==> flow/design.v <==
`timescale 1ns/1ns
module cpx_multiply #(parameter xi_bits = 12,
		                  parameter xq_bits = 12,
		                  parameter yi_bits = 12,
		                  parameter yq_bits = 12,
		                  parameter i_bits = 24,
		                  parameter q_bits = 24
		                  )
   (input clk,
    input                      rst,
    input                      m_axis_tready,
    input                      m_axis_tvalid,
    input signed [xi_bits-1:0] xi,
    input signed [xq_bits-1:0] xq,
    input signed [yi_bits-1:0] yi,
    input signed [yq_bits-1:0] yq,
    output reg                 s_axis_tready,
    output signed [i_bits-1:0] i,
    output signed [q_bits-1:0] q,
    output reg                 s_axis_tvalid
    );
   reg [2:0]                   pipeline;
   reg signed [(xi_bits + yi_bits)-1:0] 	   i_sub;
   reg signed [(xi_bits + yi_bits)-1:0]      i_sub_out;
   reg signed [(xq_bits + yq_bits)-1:0]      q_add;
   reg signed [(xq_bits + yq_bits)-1:0]      q_add_out;
   reg signed [(xi_bits + yi_bits)-1:0]      xu;
   reg signed [(xi_bits + yi_bits)-1:0]      xu_out;
   reg signed [(xq_bits + yq_bits)-1:0]      yv;
   reg signed [(xq_bits + yq_bits)-1:0]      yv_out;
   reg signed [(xi_bits + yq_bits)-1:0]      xv;
   reg signed [(xi_bits + yq_bits)-1:0]      xv_out;
   reg signed [(xq_bits + yi_bits)-1:0]      yu;
   reg signed [(xq_bits + yi_bits)-1:0]      yu_out;
   assign i = i_sub_out[(xi_bits+yi_bits)-1: (xi_bits+yi_bits-i_bits)];
   assign q = q_add_out[(xq_bits+yq_bits)-1: (xq_bits+yq_bits-q_bits)];
   always @(posedge clk) begin
      if (rst) begin
         xu <= 'd0;
         yv <= 'd0;
         xv <= 'd0;
         yu <= 'd0;
      end else if (m_axis_tvalid & s_axis_tready) begin
         xu <= xi * yi;
         yv <= xq * yq;
         xv <= xi * yq;
         yu <= xq * yi;
      end else begin
         xu <= xu;
         yv <= yv;
         xv <= xv;
         yu <= yu;
      end  
   end
   always @(posedge clk) begin
      if (rst) begin
         xu_out <= 'd0;
         yv_out <= 'd0;
         xv_out <= 'd0;
         yu_out <= 'd0;
         i_sub <= 'd0;
         i_sub_out <= 'd0;
         q_add <= 'd0;
         q_add_out <= 'd0;
      end else if(m_axis_tready) begin
         xu_out <= xu;
         yv_out <= yv;
         xv_out <= xv;
         yu_out <= yu;
         i_sub <= xu_out - yv_out;
         i_sub_out <= i_sub;
         q_add <= xv_out + yu_out;
         q_add_out <= q_add;
      end  
      else begin
         xu_out <= xu_out;
         yv_out <= yv_out;
         xv_out <= xv_out;
         yu_out <= yu_out;
         i_sub <= i_sub;
         i_sub_out <= i_sub_out;
         q_add <= q_add;
         q_add_out <= q_add_out;
      end  
   end  
   always @(posedge clk) begin
      if (rst) begin
         pipeline <= 3'b0;
         s_axis_tvalid <= 1'b0;
      end else begin
         if(m_axis_tvalid & s_axis_tready) begin
            pipeline <= (pipeline << 1) | {2'b00, m_axis_tready};
         end else if (m_axis_tready) begin
            pipeline <= (pipeline << 1);
         end
         s_axis_tvalid <= pipeline[2];
      end
   end  
   always @(posedge clk) begin
      if (rst) begin
         s_axis_tready <= 1'b0;
      end else begin
         s_axis_tready <= m_axis_tready | ~pipeline[0];
      end
   end
endmodule  
`timescale 1ns/1ns
module dot_prod_pip #(parameter xi_bits = 12,
                      parameter xq_bits = 12,
                      parameter yi_bits = 12,
                      parameter yq_bits = 12,
                      parameter i_bits = 24,
                      parameter q_bits = 24,
                      parameter dot_length = 5,
                      parameter dot_length_counter_bits = 3,
                      parameter sum_i_bits = 24,
                      parameter sum_q_bits = 24
                      )
   (input clk,
    input                          rst,
    input                          m_axis_product_tready,
    input                          m_axis_x_tvalid,
    input [xi_bits - 1:0]          xi,
    input [xq_bits - 1:0]          xq,
    input                          m_axis_y_tvalid,
    input [yi_bits - 1:0]          yi,
    input [yq_bits - 1:0]          yq,
    output reg                     s_axis_product_tvalid,
    output reg signed [i_bits-1:0] i,
    output reg signed [q_bits-1:0] q
    );
   wire                            cpx_m_axis_tvalid;
   wire signed [xi_bits + yi_bits -1:0] mult_out_i;
   wire signed [xq_bits + yq_bits -1:0] mult_out_q;
   wire signed [sum_i_bits - 1:0]       mult_out_i_extended;
   wire signed [sum_q_bits - 1:0]       mult_out_q_extended;
   reg signed [sum_i_bits - 1:0]        sum_i;
   reg signed [sum_q_bits - 1:0]        sum_q;
   reg [dot_length_counter_bits:0]      dot_length_counter;
   wire [31:0]                          dot_length_counter_extended;
   wire                                 s_axis_cpx_tvalid;
   wire                                 s_axis_cpx_tready;
   assign cpx_m_axis_tvalid = m_axis_x_tvalid & m_axis_y_tvalid;
   assign mult_out_i_extended = { {(sum_i_bits - (xi_bits + yi_bits)){mult_out_i[xi_bits + yi_bits - 1]}}, mult_out_i};
   assign mult_out_q_extended = { {(sum_q_bits - (xq_bits + yq_bits)){mult_out_q[xq_bits + yq_bits - 1]}}, mult_out_q};
   assign dot_length_counter_extended = { {(31 - dot_length_counter_bits){dot_length_counter[dot_length_counter_bits]}}, dot_length_counter};
   cpx_multiply #(.xi_bits(xi_bits),
                  .xq_bits(xq_bits),
                  .yi_bits(yi_bits),
                  .yq_bits(yq_bits),
                  .i_bits(xi_bits + yi_bits),
                  .q_bits(xq_bits + yq_bits)) cpx_multiply_dot_pip(.clk(clk),
                                                                   .rst(rst),
                                                                   .m_axis_tready(m_axis_product_tready),
                                                                   .m_axis_tvalid(cpx_m_axis_tvalid),
                                                                   .xi(xi),
                                                                   .xq(xq),
                                                                   .yi(yi),
                                                                   .yq(yq),
                                                                   .i(mult_out_i),
                                                                   .q(mult_out_q),
                                                                   .s_axis_tready(s_axis_cpx_tready),
                                                                   .s_axis_tvalid(s_axis_cpx_tvalid));
   always @(posedge clk) begin
      if (rst) begin
         dot_length_counter <= -'d1;
         sum_i <= 'd0;
         sum_q <= 'd0;
      end
      else if (s_axis_cpx_tvalid && m_axis_product_tready) begin
         if (dot_length_counter_extended < (dot_length - 1)) begin
            dot_length_counter <= dot_length_counter + 1'b1;
            sum_i <= sum_i + mult_out_i_extended;
            sum_q <= sum_q + mult_out_q_extended;
         end
         else begin
            dot_length_counter <= 'd0;
            sum_i <= mult_out_i_extended;
            sum_q <= mult_out_q_extended;
         end  
      end  
      else if (m_axis_product_tready) begin
         if(dot_length_counter_extended == (dot_length - 1)) begin
            dot_length_counter <= 'd0;
            sum_i <= 'd0;
            sum_q <= 'd0;
         end
      end
   end  
   always @(posedge clk) begin
      if (rst) begin
         s_axis_product_tvalid <= 1'b0;
         i <= 'd0;
         q <= 'd0;
      end
      else if(dot_length_counter_extended == (dot_length - 1)) begin
         s_axis_product_tvalid <= 1'b1;
         i <= sum_i[sum_i_bits - 1:(sum_i_bits - i_bits)];
         q <= sum_q[sum_q_bits - 1:(sum_q_bits - q_bits)];
      end
      else begin
         s_axis_product_tvalid <= 1'b0;
         i <= i;
         q <= q;
      end
   end
endmodule  
`timescale 1ns/1ns
module arg_max #(parameter buffer_length = 10,
                 parameter index_bits = 4,
                 parameter out_max_bits = 4,
                 parameter i_bits = 12,
                 parameter q_bits = 12
                 )
   (input clk,
    input                           rst,
    input                           m_axis_tvalid,
    input signed [i_bits - 1:0]     xi,
    input signed [q_bits - 1:0]     xq,
    output reg                      s_axis_tready,
    input                           m_axis_tready,
    output reg [out_max_bits - 1:0] out_max,
    output reg [index_bits-1:0]     index,
    output reg                      s_axis_tvalid
    );
   reg signed [index_bits:0]        icounter;
   wire signed [31:0]               icounter_extended;
   reg [i_bits + i_bits - 2:0]      i_square;
   reg [q_bits + q_bits - 2:0]      q_square;
   reg [out_max_bits - 1:0]         argsum;
   reg                              sq_stage_valid;
   reg                              sum_stage_valid;
   reg                              cmp_stage_valid;
   wire                             result_collected;
   reg                              result_collected_buff;
   wire                             result_collected_cond;
   assign icounter_extended = { {(31 - index_bits){icounter[index_bits]}}, icounter};
   assign result_collected = s_axis_tvalid & m_axis_tready;
   assign result_collected_cond = result_collected | result_collected_buff;
   always @(posedge clk) begin
      if (rst) begin
         s_axis_tready <= 1'b0;
      end
      else if (icounter_extended < buffer_length) begin
         s_axis_tready <= 1'b1;
      end
      else if ((icounter_extended == buffer_length) | result_collected_cond) begin
         s_axis_tready <= 1'b1;
      end
      else begin
         s_axis_tready <= 1'b0;
      end
   end
   always @(posedge clk) begin
      if (rst) begin
         i_square <= 'd0;
         q_square <= 'd0;
         sq_stage_valid <= 1'b0;
      end
      else if (m_axis_tvalid & (s_axis_tready)) begin
         i_square <= xi * xi;
         q_square <= xq * xq;
         sq_stage_valid <= 1'b1;
      end else begin
         i_square <= i_square;
         q_square <= q_square;
         sq_stage_valid <= 1'b0;
      end
   end
   always @(posedge clk) begin
      if (rst) begin
         argsum <= 'd0;
         sum_stage_valid <= 1'b0;
      end
      else if (sq_stage_valid) begin
         argsum <= i_square + q_square;
         sum_stage_valid <= 1'b1;
      end
      else if ((icounter_extended == buffer_length -1) && !sq_stage_valid) begin
         argsum <= 'd0;
         sum_stage_valid <= 1'b0;
      end
      else begin
         argsum <= argsum;
         sum_stage_valid <= 1'b0;
      end
   end
   always @(posedge clk) begin
      if (rst) begin
         index <= 'd0;
         out_max <= 'd0;
         cmp_stage_valid <= 1'b0;
      end
      else if ((icounter_extended == 'd0) && !sum_stage_valid && result_collected_cond) begin
         index <= 'd0;
         out_max <= argsum;
         cmp_stage_valid <= 1'b0;
      end
      else if ((argsum > out_max) && sum_stage_valid) begin
         index <= icounter[index_bits - 1:0];
         out_max <= argsum;
         cmp_stage_valid <= 1'b1;
      end
      else if (sum_stage_valid) begin
         index <= index;
         out_max <= out_max;
         cmp_stage_valid <= 1'b1;
      end
      else begin
         index <= index;
         out_max <= out_max;
         cmp_stage_valid <= 1'b0;
      end
   end  
   always @(posedge clk) begin
      if (rst) begin
         icounter <= 'd0;
      end
      else if (icounter_extended < (buffer_length - 1)) begin
         if (sum_stage_valid) begin
            icounter <= icounter + 1'b1;
         end else begin
            icounter <= icounter;
         end
      end
      else if (icounter_extended == (buffer_length - 1)) begin
         icounter <= 'd0;
      end else begin
         icounter <= icounter;
      end
   end  
   always @(posedge clk) begin
      if (rst) begin
         result_collected_buff <= 1'b0;
         s_axis_tvalid <= 1'b0;
      end
      else begin
         result_collected_buff <= result_collected;
         if (result_collected_cond) begin
            s_axis_tvalid <= 1'b0;
         end
         else if (icounter_extended == (buffer_length - 1)) begin
            s_axis_tvalid <= 1'b1;
         end
         else begin
            s_axis_tvalid <= s_axis_tvalid;
         end
      end
   end
endmodule  
`timescale 1ns/1ns
module x_corr #(parameter xi_bits = 12,
                parameter xq_bits = 12,
                parameter yi_bits = 12,
                parameter yq_bits = 12,
                parameter i_bits = 31,
                parameter q_bits = 31,
                parameter length = 102,
                parameter length_counter_bits = 7,
                parameter out_max_bits = 62
                )
   (input clk,
    input                              rst,
    output                             s_axis_tready,
    input [xi_bits - 1:0]              xi,
    input [xq_bits - 1:0]              xq,
    input [yi_bits - 1:0]              yi,
    input [yq_bits - 1:0]              yq,
    input                              m_axis_tvalid,
    input                              m_axis_tready,
    output [out_max_bits - 1:0]        out_max,
    output [length_counter_bits - 1:0] index,
    output                             s_axis_tvalid
    );
   wire                                s_axis_product_tvalid;
   wire                                m_axis_x_tvalid;
   wire                                m_axis_y_tvalid;
   wire                                m_axis_product_tready;
   wire signed [31 - 1:0] i;
   wire signed [31 - 1:0] q;
   assign m_axis_x_tvalid = m_axis_tvalid;
   assign m_axis_y_tvalid = m_axis_tvalid;
   assign m_axis_product_tready = s_axis_tready;
   dot_prod_pip #(.xi_bits(12),
                  .xq_bits(12),
                  .yi_bits(12),
                  .yq_bits(12),
                  .i_bits(31),
                  .q_bits(31),
                  .dot_length(100),
                  .dot_length_counter_bits(7),
                  .sum_i_bits(31),
                  .sum_q_bits(31)
                  ) dp_x_corr (.clk(clk),
                               .rst(rst),
                               .m_axis_product_tready(m_axis_product_tready),
                               .m_axis_x_tvalid(m_axis_x_tvalid),
                               .xi(xi),
                               .xq(xq),
                               .m_axis_y_tvalid(m_axis_y_tvalid),
                               .yi(yi),
                               .yq(yq),
                               .s_axis_product_tvalid(s_axis_product_tvalid),
                               .i(i),
                               .q(q)
                               );
                                  arg_max #(.buffer_length(length),
                                            .index_bits(length_counter_bits),
                                            .out_max_bits(out_max_bits),
                                            .i_bits(31),
                                            .q_bits(31)) arg_max_xc(.clk(clk),
                                                                    .rst(rst),
                                                                    .m_axis_tvalid(s_axis_product_tvalid),
                                                                    .xi(i),
                                                                    .xq(q),
                                                                    .s_axis_tready(s_axis_tready),
                                                                    .m_axis_tready(m_axis_tready),
                                                                    .out_max(out_max),
                                                                    .index(index),
                                                                    .s_axis_tvalid(s_axis_tvalid)
                                                                    );
endmodule  
### From RTL to reports: x_corr

Tool output for the design above, in the order of the flow.
Lines are those of the file above, counted from 1.
Operators carry their Yosys type and port widths (W data, S select, Z words).
Library cell names are shortened.
The mark -- stands for no value.

| design | value |
|---|---|
| top module | x_corr |
| clock input | clk |
| library | sky130hd |
| library corner | tt_025C_1v80 |

### After elaboration

Counts by Yosys on the flattened word-level netlist (proc, flatten, opt, wreduce; memories kept). Register bits leave out memories and registers merged into their read ports (data or address). Print and check cells are left out. Cells with the same type and inputs are merged into one.

| word-level totals | value |
|---|---|
| input bits | 52 |
| flip-flop bits (word level) | 692 |
| output and inout bits | 71 |

| operators by class | value |
|---|---|
| eq/ne operators | 4 |
| bitwise gates (word level) | 8 |
| multiplexer cells | 24 |
| $lt $le $gt $ge | 4 |
| reductions and logical operators | 18 |
| $mul | 6 |
| $add $sub $neg | 7 |

Operator list:

| kind | number |
|---|---|
| $mul A31 B31 Y61 | 2 |
| $mul A12 B12 Y24 | 4 |
| $mux W62 | 4 |
| $mux W31 | 6 |
| $add A31 B24 Y31 | 2 |
| $add A61 B61 Y62 | 1 |
| $gt A62 B62 Y1 | 1 |
| $mux W8 | 7 |
| $lt A32 B7 Y1 const B | 1 |
| $eq A32 B7 Y1 const B | 1 |
| $logic_not A32 Y1 | 1 |
| $add A24 B24 Y24 | 1 |
| $sub A24 B24 Y24 | 1 |
| $add A8 B1 Y8 const B | 2 |
| $lt A8 B8 Y1 const B | 2 |
| $eq A8 B8 Y1 const B | 2 |
| $reduce_bool A2 Y1 | 6 |
| $mux W3 | 2 |
| $logic_and A1 B1 Y1 | 5 |
| $mux W1 | 5 |
| $reduce_and A2 Y1 | 2 |
| $reduce_or A2 Y1 | 2 |
| $and A1 B1 Y1 | 3 |
| $or A1 B1 Y1 | 3 |
| $or A3 B1 Y3 | 1 |
| $logic_not A1 Y1 | 2 |
| $ne A2 B1 Y1 const B | 1 |
| $not A1 Y1 | 1 |

### Logic depth

Depth = most cells in a row (Yosys ltp): at word level without a register or memory, in the mapped netlist without a sequential cell, where the memories' decode and read muxes count.

| depth | value |
|---|---|
| word-level depth | 5 |
| ABC_AREA | 0 |
| mapped depth | 33 |
| depth with buffers taken out | 30 |

### Mapped cells and area

Source: synth_stat.txt of the flow (Yosys; design flattened, memories mapped). It holds for the ABC_AREA given above (unset counts as 0); a run with the other value may have another netlist.
Totals and module areas in this step are rounded.

| mapped netlist | value |
|---|---|
| cell count | 12822 |
| flip-flops | 690 |
| cell area after synthesis | 0.116 mm^2 |
| sequential part of the area | 0.0138 mm^2 |

Cell types:

| type | number | total area (um^2) |
|---|---|---|
| fa_1 | 2420 | 4.84E+04 |
| dfxtp_1 | 690 | 1.38E+04 |
| inv_1 | 2922 | 1.1E+04 |
| ha_1 | 821 | 1.03E+04 |
| nand2_1 | 1529 | 5.74E+03 |
| and2_1 | 555 | 3472.08 |
| a21oi_1 | 556 | 2.78E+03 |
| nor2_1 | 739 | 2773.91 |
| mux2i_1 | 245 | 2.45E+03 |
| xnor2_1 | 254 | 2.22E+03 |
| clkbuf_1 | 502 | 1.88E+03 |
| a21o_1 | 172 | 1.29E+03 |
| o21ai_0 | 239 | 1.2E+03 |
| xor2_1 | 119 | 1042.25 |
| nand2b_1 | 89 | 556.784 |
| a211oi_1 | 59 | 442.925 |
| nand3_1 | 88 | 440.422 |
| o21a_1 | 54 | 405.389 |

Not listed: further types 82, cells in them 769.
By module: a second synthesis without flattening, with its own total; a netlist apart from the flattened one above.

| second synthesis, totals | value |
|---|---|
| cells (unflattened synthesis) | 13057 |
| area total of the unflattened synthesis | 0.117 mm^2 |

Each row is one instance without its submodules.

Modules:

| module | sequential area (mm^2) | instances | area (mm^2) | cells |
|---|---|---|---|---|
| arg_max | 0.00529 | 1 | 0.0747 | 8157 |
| cpx_multiply | 0.00587 | 1 | 0.0341 | 3869 |
| dot_prod_pip | 0.00266 | 1 | 0.00817 | 1031 |
| x_corr | 0 | 1 | 0 | 0 |

### Timing after synthesis

OpenSTA on the mapped netlist: ideal clock, no wires. The path of least setup slack (recovery checks aside). Input and output delay are each 20% of the period. Register names are those of the netlist, which keeps one name where synthesis merged equal registers.

| timing after synthesis | value |
|---|---|
| kind | register to register |
| from | register dp_x_corr.q[30] |
| to | register arg_max_xc.q_square[60] |
| stages on the path | 32 |
| path delay | 8.437 ns |
| arrival time | 8.334 ns |
| slack | 1.562 ns |
| library setup time | 0.103 ns |
| period | 10.0 ns |
| period reached after synthesis | 8.438 ns |

"path delay" = arrival - input delay + setup time.
"stages on the path" counts driving pins, that of a launching flip-flop among them; a cell with two outputs on the path counts twice.
"period reached after synthesis" = period - worst setup slack (recovery checks aside). The figure is calculated, with input and output delays left at 20% of the set period.
The rows between start and end are the longest chain of elaborated cells between them; the timing report does not say that the signal goes this way. Where chains are equally long, one stands for them.
A line is the first line of the expression or statement that the cell stems from. Yosys adds cells for indexed reads and writes and turns some case tables into memories.
At most two assigning lines are given for a register; there are more.

| between the ends, after synthesis | value |
|---|---|
| cell sequence | dfxtp_1 -> clkbuf_1 -> clkinv_1 -> clkbuf_1 -> nor2_1 -> fa_1 -> inv_1 -> fa_1 -> inv_1 -> fa_1 -> inv_1 -> fa_1 -> inv_1 -> fa_1 -> fa_1 -> inv_1 -> fa_1 -> fa_1 -> inv_1 -> ha_1 -> clkbuf_1 -> a21oi_1 -> o21ai_0 -> or2_2 -> o22ai_1 -> nor2_1 -> a22oi_2 -> nand2_2 -> o41ai_4 -> o311a_2 -> nor2_1 -> a2111oi_2 |
| cells in the longest elaborated chain | 1 |
| elaborated cells between the ends (all ways) | 1 |
| those cells by class | mul (1) |

RTL lines, path after synthesis:

| item | RTL line | source |
|---|---|---|
| start, declared | 130 | `output reg signed [q_bits-1:0] q` |
| start, assigned | 199 | `q <= sum_q[sum_q_bits - 1:(sum_q_bits - q_bits)];` |
| start, assigned | 204 | `q <= q;` |
| $mul A31 B31 Y61 | 262 | `q_square <= xq * xq;` |
| end, assigned | 262 |  |
| end, assigned | 266 | `q_square <= q_square;` |
| end, declared | 229 | `reg [q_bits + q_bits - 2:0]      q_square;` |

### Worst path after layout

From the final timing report of run 1: the path of least setup slack in the routed layout; clock arrival at registers is part of the times.

| timing post-layout | value |
|---|---|
| kind | register to register |
| from | register dp_x_corr.q[30] |
| to | register arg_max_xc.q_square[59] |
| slack | 2.48 ns |
| arrival time | 13.55 ns |
| stages on the path | 34 |
| period | 15.3 ns |
| library setup time | 0.13 ns |

The rows between start and end are the longest chain of elaborated cells between them; the timing report does not say that the signal goes this way. Where chains are equally long, one stands for them.
At most two assigning lines are given for a register; there are more.

| between the ends, post-layout | value |
|---|---|
| cell sequence | dfxtp_1 -> clkbuf_1 -> clkinv_1 -> clkbuf_1 -> buf_6 -> nor2_1 -> fa_1 -> inv_1 -> fa_1 -> inv_1 -> fa_1 -> inv_1 -> fa_1 -> inv_1 -> fa_1 -> fa_1 -> fa_1 -> inv_1 -> fa_1 -> inv_1 -> ha_1 -> clkbuf_1 -> a21o_1 -> o21bai_1 -> a311oi_1 -> o31ai_1 -> a21oi_1 -> o31ai_1 -> a21oi_1 -> o21bai_1 -> o22ai_2 -> buf_8 -> xor2_1 -> o21ai_0 |
| cells in the longest elaborated chain | 1 |
| elaborated cells between the ends (all ways) | 1 |
| those cells by class | mul (1) |

RTL lines, path post-layout:

| item | RTL line | source |
|---|---|---|
| start, declared | 130 | `output reg signed [q_bits-1:0] q` |
| start, assigned | 199 | `q <= sum_q[sum_q_bits - 1:(sum_q_bits - q_bits)];` |
| start, assigned | 204 | `q <= q;` |
| $mul A31 B31 Y61 | 262 | `q_square <= xq * xq;` |
| end, assigned | 262 |  |
| end, assigned | 266 | `q_square <= q_square;` |
| end, declared | 229 | `reg [q_bits + q_bits - 2:0]      q_square;` |

==> results <==
Settings and measured results of 6 stored flow runs for module x_corr (sky130hd), not sorted in any way. The constraints put input and output delay at 20% of the set period each and load the outputs with 0.01 pF.
"achieved clock period" is the run's clock period less its worst setup slack. It is reckoned from that one timing run; input and output delays stay at 20% of the period that was set.
"critical path time" means the part of the period allowed to the worst setup path (the constraints hold back 20% at inputs and 20% at outputs) less its slack; where the path has registers, the arrival times of their clocks count too.
"total design power" rests on the timing tool's default activity at the inputs, not on a simulated workload.
Measured values are rounded.
A setting shown as -- is not set for that run.
A result given as -- is not shown for that run.

| stored run | CAP_MARGIN | CORE_ASPECT_RATIO | CORE_UTILIZATION | GPL_ROUTABILITY_DRIVEN | GPL_TIMING_DRIVEN | PLACE_DENSITY_LB_ADDON | period_ns | CORE_MARGIN | SLEW_MARGIN | CELL_PAD_IN_SITES_GLOBAL_PLACEMENT | CTS_CLUSTER_DIAMETER | TNS_END_PERCENT | ABC_AREA | CELL_PAD_IN_SITES_DETAIL_PLACEMENT | CTS_CLUSTER_SIZE | HOLD_SLACK_MARGIN | MIN_ROUTING_LAYER | SETUP_SLACK_MARGIN | netlist area reported by Yosys (mm^2) | die area (mm^2) | standard-cell area after layout (mm^2) | utilization (%) | smallest setup slack (ns) | total negative slack on setup checks (ns) | worst hold slack in the final report (ns) | total design power (W) | achieved clock period (ns) | critical path time (ns) | critical path kind |
|---|---|---|---|---|---|---|---|---|---|---|---|---|---|---|---|---|---|---|---|---|---|---|---|---|---|---|---|---|---|
| run 1 | 30 | 0.65 | 18 | 0 | 0 | 0.04 | 15.3 | 2 | 20 | -- | -- | -- | -- | -- | -- | -- | -- | -- | 0.116 | 0.65 | 0.135 | 21.0 | 2.48 | 0.000 | 0.428 | 0.014 | 12.818 | 12.82 | register to register |
| run 2 | 20 | -- | 40 | -- | -- | -- | 9.08 | 2 | 20 | -- | -- | -- | -- | -- | -- | -- | -- | -- | 0.116 | 0.294 | 0.125 | 43.3 | 0.504 | 0.000 | 0.414 | 0.017 | 8.576 | 8.58 | register to register |
| run 3 | 20 | -- | 23 | 0 | 0 | 0.08 | 10.7 | 10 | 15 | 1 | 390 | 20 | -- | -- | -- | -- | -- | -- | 0.116 | 0.532 | 0.13 | 25.9 | 0.349 | 0.000 | 0.423 | 0.0164 | 10.351 | 10.35 | register to register |
| run 4 | 20 | -- | 46 | 1 | 0 | 0.13 | 15.8 | 3 | 15 | 3 | 109 | 45 | 1 | 1 | 61 | 0.02 | met2 | -- | -- | -- | -- | -- | -- | -- | -- | -- | -- | -- | -- |
| run 5 | 20 | -- | 40 | -- | -- | -- | 10.0 | 2 | 20 | -- | -- | -- | -- | -- | -- | -- | -- | -- | 0.116 | 0.294 | 0.124 | 43.0 | 1.07 | 0.000 | 0.418 | 0.0153 | 8.925 | 8.93 | register to register |
| run 6 | 20 | -- | 46 | 1 | -- | 0.13 | 15.8 | 3 | 15 | -- | 109 | 45 | 0 | 2 | 35 | 0.02 | met1 | 1.81 | 0.116 | 0.258 | 0.122 | 48.7 | 4.02 | 0.000 | 0.469 | 0.00975 | 11.775 | 11.78 | register to register |

Run 4: stopped before the end: placement reported FLW-0024
